==> flow/design.v <==
module mult(input [3:0] a, input [3:0] b, output reg [8:0] c
    );
always@(*)
c= a*b;
endmodule
module ad(input [8:0] a1, input [8:0] b1, output reg [9:0] c1
    );
always@(*)
c1= a1+b1;
endmodule
module ad2(input [8:0] a2, input [9:0] b2, output reg [10:0] c2
    );
always@(*)
c2= a2+b2;
endmodule
module ad3(input [8:0] a3, input [10:0] b3, output reg [11:0] c3
    );
always@(*)
c3= a3+b3;
endmodule
`timescale 1ns / 1ps
module mem_ram (input clk, wren, 
                input [3:0] d11,input [3:0] d12,input [3:0] d13,input [3:0] d14,input [3:0] d15,input [3:0] d16,input [3:0] d17,input [3:0]d18,
					 input [3:0] d21,input [3:0] d22,input [3:0] d23,input [3:0] d24,input [3:0] d25,input [3:0] d26,input [3:0] d27,input [3:0]d28,
					 input [3:0] d31,input [3:0] d32,input [3:0] d33,input [3:0] d34,input [3:0] d35,input [3:0] d36,input [3:0] d37,input [3:0]d38,
					 input [3:0] d41,input [3:0] d42,input [3:0] d43,input [3:0] d44,input [3:0] d45,input [3:0] d46,input [3:0] d47,input [3:0]d48,
					 input [3:0] r1,input [3:0] r2,
					 input [3:0] r3,input [3:0] r4,
					 output [11:0] w_sum11,
					 output [11:0] w_sum12,
					 output [11:0] w_sum13,
					 output [11:0] w_sum14,
					 output [11:0] w_sum15,
					 output [11:0] w_sum16,
					 output [11:0] w_sum17,
					 output [11:0] w_sum18
					 );
  reg [31:0] mem [3:0];  
  wire [8:0] p11, p21,p31,p41;
  wire [8:0] p12, p22,p32,p42;
  wire [8:0] p13, p23,p33,p43;
  wire [8:0] p14, p24,p34,p44;
  wire [8:0] p15, p25,p35,p45;
  wire [8:0] p16, p26,p36,p46;
  wire [8:0] p17, p27,p37,p47;
  wire [8:0] p18, p28,p38,p48;
wire [9:0] s11,s12,s13,s14,s15,s16,s17,s18;
wire [10:0] s21,s22,s23,s24,s25,s26,s27,s28;
wire [11:0] s31,s32,s33,s34,s35,s36,s37,s38;
  always @(posedge clk) 
      begin
            if (wren) begin
                mem[0][31-:4]<=d11;
					 mem[0][27-:4] <=d12;
					 mem[0][23-:4]<=d13;
					 mem[0][19-:4]<=d14;
					 mem[0][15-:4]<=d15;
					 mem[0][11-:4]<=d16;
					 mem[0][7-:4]<=d17;
					 mem[0][3-:4]<=d18;
					 mem[1][31-:4]<=d21;
					 mem[1][27-:4] <=d22;
					 mem[1][23-:4]<=d23;
					 mem[1][19-:4]<=d24;
					 mem[1][15-:4]<=d25;
					 mem[1][11-:4]<=d26;
					 mem[1][7-:4]<=d27;
					 mem[1][3-:4]<=d28;
					 mem[2][31-:4]<=d31;
					 mem[2][27-:4] <=d32;
					 mem[2][23-:4]<=d33;
					 mem[2][19-:4]<=d34;
					 mem[2][15-:4]<=d35;
					 mem[2][11-:4]<=d36;
					 mem[2][7-:4]<=d37;
					 mem[2][3-:4]<=d38;
					 mem[3][31-:4]<=d41;
					 mem[3][27-:4] <=d42;
					 mem[3][23-:4]<=d43;
					 mem[3][19-:4]<=d44;
					 mem[3][15-:4]<=d45;
					 mem[3][11-:4]<=d46;
					 mem[3][7-:4]<=d47;
					 mem[3][3-:4]<=d48;
            end
		end		 
generate
   mult m11(.a(r1),
				.b(mem[0][31-:4]),
				.c(p11) 
				);
	mult m21(
	         .a(r2),
				.b(mem[1][31-:4]),
				.c(p21)
	         );		
   mult m31(
	         .a(r3),
				.b(mem[2][31-:4]),
				.c(p31)
	         );		
   mult m41(
	         .a(r4),
				.b(mem[3][31-:4]), 
				.c(p41)
	         );	
  ad add11 ( 
            .a1(p11),
				.b1(p21),
				.c1(s11)
           );  
  ad2 add21 (
            .b2(s11),
				.a2(p31),
				.c2(s21)
          );
  ad3 add31 (
             .b3(s21),
				 .a3(p41),
				 .c3(s31)
				 );
    mult m12(.a(r1),
				.b(mem[0][27-:4]),
				.c(p12)
				);
	mult m22(
	         .a(r2),
				.b(mem[1][27-:4]),
				.c(p22)
	         );		
   mult m32(
	         .a(r3),
				.b(mem[2][27-:4]),
				.c(p32)
	         );		
   mult m42(
	         .a(r4),
				.b(mem[3][27-:4]), 
				.c(p42)
	         );	
  ad add12 ( 
            .a1(p12),
				.b1(p22),
				.c1(s12)
           );  
  ad2 add22 (
            .b2(s12),
				.a2(p32),
				.c2(s22)
          );
  ad3 add32 (
             .b3(s22),
				 .a3(p42),
				 .c3(s32)
				 );
   mult m13(.a(r1),
				.b(mem[0][23-:4]),
				.c(p13)
				);
	mult m23(
	         .a(r2),
				.b(mem[1][23-:4]),
				.c(p23)
	         );		
   mult m33(
	         .a(r3),
				.b(mem[2][23-:4]),
				.c(p33)
	         );		
   mult m43(
	         .a(r4),
				.b(mem[3][23-:4]), 
				.c(p43)
	         );	
  ad add13 ( 
            .a1(p13),
				.b1(p23),
				.c1(s13)
           );  
  ad2 add23 (
            .b2(s13),
				.a2(p33),
				.c2(s23)
          );
  ad3 add33 (
             .b3(s23),
				 .a3(p43),
				 .c3(s33)
				 );
  mult m14(.a(r1),
				.b(mem[0][19-:4]),
				.c(p14)
				);
	mult m24(
	         .a(r2),
				.b(mem[1][19-:4]),
				.c(p24)
	         );		
   mult m34(
	         .a(r3),
				.b(mem[2][19-:4]),
				.c(p34)
	         );		
   mult m44(
	         .a(r4),
				.b(mem[3][19-:4]), 
				.c(p44)
	         );	
  ad add14 ( 
            .a1(p14),
				.b1(p24),
				.c1(s14)
           );  
  ad2 add24 (
            .b2(s14),
				.a2(p34),
				.c2(s24)
          );
  ad3 add34 (
             .b3(s24),
				 .a3(p44),
				 .c3(s34)
				 );
  mult m15(.a(r1),
				.b(mem[0][15-:4]),
				.c(p15)
				);
	mult m25(
	         .a(r2),
				.b(mem[1][15-:4]),
				.c(p25)
	         );		
   mult m35(
	         .a(r3),
				.b(mem[2][15-:4]),
				.c(p35)
	         );		
   mult m45(
	         .a(r4),
				.b(mem[3][15-:4]), 
				.c(p45)
	         );	
  ad add15 ( 
            .a1(p15),
				.b1(p25),
				.c1(s15)
           );  
  ad2 add25 (
            .b2(s15),
				.a2(p35),
				.c2(s25)
          );
  ad3 add35 (
             .b3(s25),
				 .a3(p45),
				 .c3(s35)
				 );
   mult m16(.a(r1),
				.b(mem[0][11-:4]),
				.c(p16)
				);
	mult m26(
	         .a(r2),
				.b(mem[1][11-:4]),
				.c(p26)
	         );		
   mult m36(
	         .a(r3),
				.b(mem[2][11-:4]),
				.c(p36)
	         );		
   mult m46(
	         .a(r4),
				.b(mem[3][11-:4]), 
				.c(p46)
	         );	
  ad add16 ( 
            .a1(p16),
				.b1(p26),
				.c1(s16)
           );  
  ad2 add26 (
            .b2(s16),
				.a2(p36),
				.c2(s26)
          );
  ad3 add36 (
             .b3(s26),
				 .a3(p46),
				 .c3(s36)
				 );
   mult m17(.a(r1),
				.b(mem[0][7-:4]),
				.c(p17)
				);
	mult m27(
	         .a(r2),
				.b(mem[1][7-:4]),
				.c(p27)
	         );		
   mult m37(
	         .a(r3),
				.b(mem[2][7-:4]),
				.c(p37)
	         );		
   mult m47(
	         .a(r4),
				.b(mem[3][7-:4]), 
				.c(p47)
	         );	
  ad add17 ( 
            .a1(p17),
				.b1(p27),
				.c1(s17)
           );  
  ad2 add27 (
            .b2(s17),
				.a2(p37),
				.c2(s27)
          );
  ad3 add37 (
             .b3(s27),
				 .a3(p47),
				 .c3(s37)
				 );
  mult m18(.a(r1),
				.b(mem[0][3-:4]),
				.c(p18)
				);
	mult m28(
	         .a(r2),
				.b(mem[1][3-:4]),
				.c(p28)
	         );		
   mult m38(
	         .a(r3),
				.b(mem[2][3-:4]),
				.c(p38)
	         );		
   mult m48(
	         .a(r4),
				.b(mem[3][3-:4]), 
				.c(p48)
	         );	
  ad add18 ( 
            .a1(p18),
				.b1(p28),
				.c1(s18)
           );  
  ad2 add28 (
            .b2(s18),
				.a2(p38),
				.c2(s28)
          );
  ad3 add38 (
             .b3(s28),
				 .a3(p48),
				 .c3(s38)
				 );
assign w_sum11 =s31;
assign w_sum12 =s32;
assign w_sum13 =s33;
assign w_sum14 =s34;
assign w_sum15 =s35;
assign w_sum16 =s36;
assign w_sum17 =s37;
assign w_sum18 =s38;
endgenerate
endmodule
Lab notebook: mem_ram

Reports on mem_ram

Each step is given for the RTL above and for the edited RTL.
"unedited" refers to lines of the RTL above, "edited" to lines of the edited file.
"change" is "edited" less "unedited", of the values as shown; "rel. change" is that difference over "unedited", in percent.
Cell names lack the library's common part.
A cell with n/a has no value.

Design top: mem_ram
Clock input: clk
Standard-cell library: sky130hd
Timing corner: tt_025C_1v80

The edit

The edit as a unified diff against the file above.
The edit is scripted: it alters the design's behaviour and was not made to optimise anything.

```diff
@@ -328,9 +328,5 @@
 				.c(p18)
 				);
-	mult m28(
-	         .a(r2),
-				.b(mem[1][3-:4]),
-				.c(p28)
-	         );		
+	assign p28 = 0;		
    mult m38(
 	         .a(r3),
```

Word level

Counts by Yosys on the flattened word-level netlist (proc, flatten, opt, wreduce). Print and check cells are left out. Cells with the same type and inputs are merged into one.

Storage and ports:

| what                        | unedited | edited | change | rel. change (%) |
| flip-flop bits (word level) | 128      | 124    | -4     | -3.12 |
| elaborated cells            | 88       | 85     | -3     | -3.41 |
| output and inout port bits  | 96       | 96     | 0      | 0.00 |

Cells by class:

| what                      | unedited | edited | change | rel. change (%) |
| multiply operators        | 32       | 31     | -1     | -3.12 |
| add/subtract/negate cells | 24       | 23     | -1     | -4.17 |

Operators with widths:

| cell                      | unedited | edited | change | rel. change (%) |
| multiplier 4 x 4 -> 8 bit | 32       | 31     | -1     | -3.12 |
| adder 8 x 10 -> 11 bit    | 8        | 7      | -1     | -12.50 |
| adder 8 x 8 -> 9 bit      | 8        | 8      | 0      | 0.00 |
| adder 8 x 9 -> 10 bit     | 8        | 8      | 0      | 0.00 |

Depth

Depth = most cells in a row (Yosys ltp): at word level without a register or memory, in the mapped netlist without a sequential cell, where the memories' decode and read muxes count.

Depth:

| what                          | unedited | edited | change | rel. change (%) |
| word-level depth              | 4        | 4      | 0      | 0.00 |
| ABC_AREA                      | 0        | 0      | n/a    | n/a |
| gate-level depth with buffers | 19       | 19     | 0      | 0.00 |

After synthesis

Yosys stat after the flow's synthesis: flattened, memories mapped to cells. It holds for the ABC_AREA given above (unset counts as 0); a run with the other value may have another netlist.

Synthesis totals:

| what                           | unedited | edited  | change | rel. change (%) |
| cell count                     | 2174     | 2094    | -80    | -3.68 |
| buffers                        | 56       | 53      | -3     | -5.36 |
| synthesis area (um2)           | 21848.5  | 20995.1 | -853.4 | -3.91 |
| area of sequential cells (um2) | 3843.7   | 3723.6  | -120.1 | -3.12 |
| flip-flop cells                | 128      | 124     | -4     | -3.12 |

Cell types:

| type     | unedited | edited | change | rel. change (%) |
| fa_1     | 384      | 369    | -15    | -3.91 |
| and2_1   | 348      | 335    | -13    | -3.74 |
| xnor2_1  | 20       | 31     | +11    | +55.00 |
| ha_1     | 288      | 280    | -8     | -2.78 |
| nor2_1   | 16       | 8      | -8     | -50.00 |
| nand2_1  | 183      | 176    | -7     | -3.83 |
| o211ai_1 | 3        | 10     | +7     | +233.33 |
| inv_1    | 575      | 569    | -6     | -1.04 |
| o21ai_0  | 16       | 22     | +6     | +37.50 |
| o21a_1   | 12       | 6      | -6     | -50.00 |
| nor2b_1  | 7        | 1      | -6     | -85.71 |
| mux2i_1  | 6        | 0      | -6     | -100.00 |
| o21ai_1  | 6        | 0      | -6     | -100.00 |
| nand2b_1 | 2        | 8      | +6     | +300.00 |
| a21oi_2  | 5        | 0      | -5     | -100.00 |
| edfxtp_1 | 128      | 124    | -4     | -3.12 |
| clkbuf_1 | 48       | 44     | -4     | -8.33 |
| a21o_1   | 13       | 9      | -4     | -30.77 |

Not every row of either side is listed.
The figures by module come from a second, unflattened synthesis with its own total; it is not the netlist above.

Unflattened totals:

| what                                          | unedited | edited  | change | rel. change (%) |
| cells (unflattened synthesis)                 | 3088     | 3032    | -56    | -1.81 |
| area total of the unflattened synthesis (um2) | 28577.4  | 28001.9 | -575.5 | -2.01 |

Each row is one instance without its submodules.

By module, unedited:

| module  | times used | sequential area (um2) | area (um2) | cells |
| mult    | 32         | 0.0                   | 459.2      | 53 |
| mem_ram | 1          | 3843.7                | 3843.7     | 128 |
| ad3     | 8          | 0.0                   | 475.5      | 63 |
| ad2     | 8          | 0.0                   | 431.7      | 53 |
| ad      | 8          | 0.0                   | 347.8      | 42 |

By module, edited:

| module  | times used | sequential area (um2) | area (um2) | cells |
| mult    | 31         | 0.0                   | 459.2      | 53 |
| ad3     | 8          | 0.0                   | 475.5      | 63 |
| mem_ram | 1          | 3723.6                | 3727.3     | 125 |
| ad2     | 8          | 0.0                   | 431.7      | 53 |
| ad      | 8          | 0.0                   | 347.8      | 42 |

Timing after synthesis

Path of least setup slack by OpenSTA after synthesis, without wires, with an ideal clock, recovery checks aside; 20% of the period is set as input and as output delay. Where synthesis merged equal registers, the netlist keeps one of their names.

Timing path after synthesis:

| what                          | unedited                | edited                 | change | rel. change (%) |
| kind                          | input to output         | input to output        | n/a    | n/a |
| start point                   | input port r4[3]        | input port r4[3]       | n/a    | n/a |
| end point                     | output port w_sum12[10] | output port w_sum13[8] | n/a    | n/a |
| required time (ns)            | 8.000                   | 8.000                  | 0.000  | 0.00 |
| delay of the path (ns)        | 4.473                   | 4.448                  | -0.025 | -0.56 |
| stages on the path            | 16                      | 16                     | 0      | 0.00 |
| output delay (ns)             | 2.000                   | 2.000                  | 0.000  | 0.00 |
| period (ns)                   | 10.0                    | 10.0                   | 0.0    | 0.00 |
| slack (ns)                    | 1.527                   | 1.552                  | +0.025 | n/a |
| arrival time (ns)             | 6.473                   | 6.448                  | -0.025 | -0.39 |
| synthesis period reached (ns) | 8.473                   | 8.448                  | -0.025 | -0.30 |

"delay of the path" is the arrival time less input delay plus setup time.
A path that ends at an output port has no setup time.
"stages on the path" counts driving pins, that of a launching flip-flop among them; a cell with two outputs on the path counts twice.
"synthesis period reached" = period - worst setup slack (recovery checks aside). The figure is calculated, with input and output delays left at 20% of the set period.
Between the ends stands the longest chain of elaborated cells between them, by number of cells; it is not shown to be the way that was timed. Of several equally long chains one is given.
A line is the first line of the expression or statement that the cell stems from. Yosys adds cells for indexed reads and writes and turns some case tables into memories.

On the way, after synthesis, unedited:
Cell sequence: clkbuf_1 -> nand2_1 -> fa_1 -> fa_1 -> inv_1 -> fa_1 -> fa_1 -> fa_1 -> inv_1 -> fa_1 -> inv_1 -> ha_1 -> a211o_1 -> a21oi_2 -> a21oi_1 -> o21a_1
Cells in the longest elaborated chain: 2

RTL lines, path after synthesis, unedited:

| what                      | line | RTL |
| from (decl)               | 28   | `input [3:0] r3,input [3:0] r4,` |
| multiplier 4 x 4 -> 8 bit | 4    | `c= a*b;` |
| adder 8 x 10 -> 11 bit    | 19   | `c3= a3+b3;` |
| to (decl)                 | 30   | `output [11:0] w_sum12,` |

On the way, after synthesis, edited:
Cell sequence: clkbuf_1 -> nand2_1 -> fa_1 -> fa_1 -> inv_1 -> fa_1 -> fa_1 -> fa_1 -> inv_1 -> fa_1 -> inv_1 -> ha_1 -> a21oi_1 -> o211ai_1 -> a21oi_1 -> xnor2_1
Cells in the longest elaborated chain: 2

RTL lines, path after synthesis, edited:

| what                      | line | RTL |
| from (decl)               | 28   | `input [3:0] r3,input [3:0] r4,` |
| multiplier 4 x 4 -> 8 bit | 4    | `c= a*b;` |
| adder 8 x 10 -> 11 bit    | 19   | `c3= a3+b3;` |
| to (decl)                 | 31   | `output [11:0] w_sum13,` |

Worst path after layout

From the final timing report of the runs of pair 1: the path of least setup slack in the routed layout; clock arrival at registers is part of the times.

Timing path post-layout:

| what               | unedited               | edited                 | change | rel. change (%) |
| kind               | input to output        | input to output        | n/a    | n/a |
| start point        | input port r3[3]       | input port r3[3]       | n/a    | n/a |
| end point          | output port w_sum15[8] | output port w_sum13[8] | n/a    | n/a |
| arrival time (ns)  | 7.65                   | 7.63                   | -0.02  | -0.26 |
| period (ns)        | 10.0                   | 10.0                   | 0.0    | 0.00 |
| output delay (ns)  | 2.00                   | 2.00                   | 0.00   | 0.00 |
| required time (ns) | 8.00                   | 8.00                   | 0.00   | 0.00 |
| slack (ns)         | 0.35                   | 0.37                   | +0.02  | n/a |
| stages on the path | 18                     | 19                     | +1     | +5.56 |

Between the ends stands the longest chain of elaborated cells between them, by number of cells; it is not shown to be the way that was timed. Of several equally long chains one is given.

On the way, post-layout, unedited:
Cell sequence: clkdlybuf4s50_1 -> buf_12 -> and2_1 -> fa_1 -> inv_1 -> fa_1 -> fa_1 -> inv_1 -> fa_1 -> inv_1 -> fa_1 -> fa_1 -> inv_1 -> ha_1 -> a211oi_1 -> o21ai_0 -> a22oi_1 -> clkdlybuf4s50_1
Cells in the longest elaborated chain: 3

RTL lines, path post-layout, unedited:

| what                      | line | RTL |
| from (decl)               | 28   | `input [3:0] r3,input [3:0] r4,` |
| multiplier 4 x 4 -> 8 bit | 4    | `c= a*b;` |
| adder 8 x 9 -> 10 bit     | 14   | `c2= a2+b2;` |
| adder 8 x 10 -> 11 bit    | 19   | `c3= a3+b3;` |
| to (decl)                 | 33   | `output [11:0] w_sum15,` |

On the way, post-layout, edited:
Cell sequence: clkdlybuf4s50_1 -> buf_12 -> and2_1 -> fa_1 -> inv_1 -> fa_1 -> fa_1 -> inv_1 -> fa_1 -> fa_1 -> inv_1 -> fa_1 -> inv_1 -> ha_1 -> a21oi_1 -> o211ai_1 -> a21oi_1 -> xnor2_1 -> clkdlybuf4s50_1
Cells in the longest elaborated chain: 3

RTL lines, path post-layout, edited:

| what                      | line | RTL |
| from (decl)               | 28   | `input [3:0] r3,input [3:0] r4,` |
| multiplier 4 x 4 -> 8 bit | 4    | `c= a*b;` |
| adder 8 x 9 -> 10 bit     | 14   | `c2= a2+b2;` |
| adder 8 x 10 -> 11 bit    | 19   | `c3= a3+b3;` |
| to (decl)                 | 31   | `output [11:0] w_sum13,` |

Flow runs

Runs of the flow (Yosys, OpenROAD) on both versions; the two runs of a pair have the same settings. The constraints put input and output delay at 20% of the set period each and load the outputs with 0.01 pF.

Settings, pair 1:
period_ns: 10.0
CAP_MARGIN: 20
CORE_MARGIN: 2
CORE_UTILIZATION: 40
SLEW_MARGIN: 20

Results, pair 1:

| what                                 | unedited | edited  | change  | rel. change (%) |
| clock period reached (ns)            | 9.648    | 9.635   | -0.013  | -0.13 |
| overall die area (um2)               | 56506.0  | 54335.6 | -2170.4 | -3.84 |
| std-cell area (final layout) (um2)   | 25743.4  | 24851.3 | -892.1  | -3.47 |
| final utilization                    | 0.477    | 0.481   | +0.004  | n/a |
| netlist area reported by Yosys (um2) | 21848.5  | 20995.1 | -853.4  | -3.91 |
| setup total negative slack (ns)      | 0.000    | 0.000   | 0.000   | n/a |
| worst setup slack after layout (ns)  | 0.352    | 0.365   | +0.013  | n/a |
| worst hold slack (ns)                | 2.053    | 2.067   | +0.014  | n/a |

Settings, pair 2:
ABC_AREA: 1
CORE_UTILIZATION: 37
CTS_CLUSTER_DIAMETER: 22
MIN_ROUTING_LAYER: met1
PLACE_DENSITY: 0.42
TNS_END_PERCENT: 95
period_ns: 10.9
CAP_MARGIN: 20
CORE_MARGIN: 2
SLEW_MARGIN: 20

Results, pair 2:

| what                                 | unedited | edited  | change  | rel. change (%) |
| clock period reached (ns)            | 9.761    | 9.801   | +0.040  | +0.41 |
| overall die area (um2)               | 63096.4  | 61051.0 | -2045.4 | -3.24 |
| total power after layout (µW)        | 9526     | 8897    | -629    | -6.60 |
| std-cell area (final layout) (um2)   | 26482.9  | 25562.0 | -920.9  | -3.48 |
| final utilization                    | 0.439    | 0.436   | -0.003  | n/a |
| netlist area reported by Yosys (um2) | 22607.9  | 21863.5 | -744.4  | -3.29 |
| setup total negative slack (ns)      | 0.000    | 0.000   | 0.000   | n/a |
| worst setup slack after layout (ns)  | 1.139    | 1.099   | -0.040  | n/a |
| worst hold slack (ns)                | 2.239    | 2.238   | -0.001  | n/a |

"clock period reached" = clock period - worst setup slack. The figure is calculated, with input and output delays left at 20% of the set period.
"total power after layout" rests on the timing tool's default activity at the inputs, not on a simulated workload.
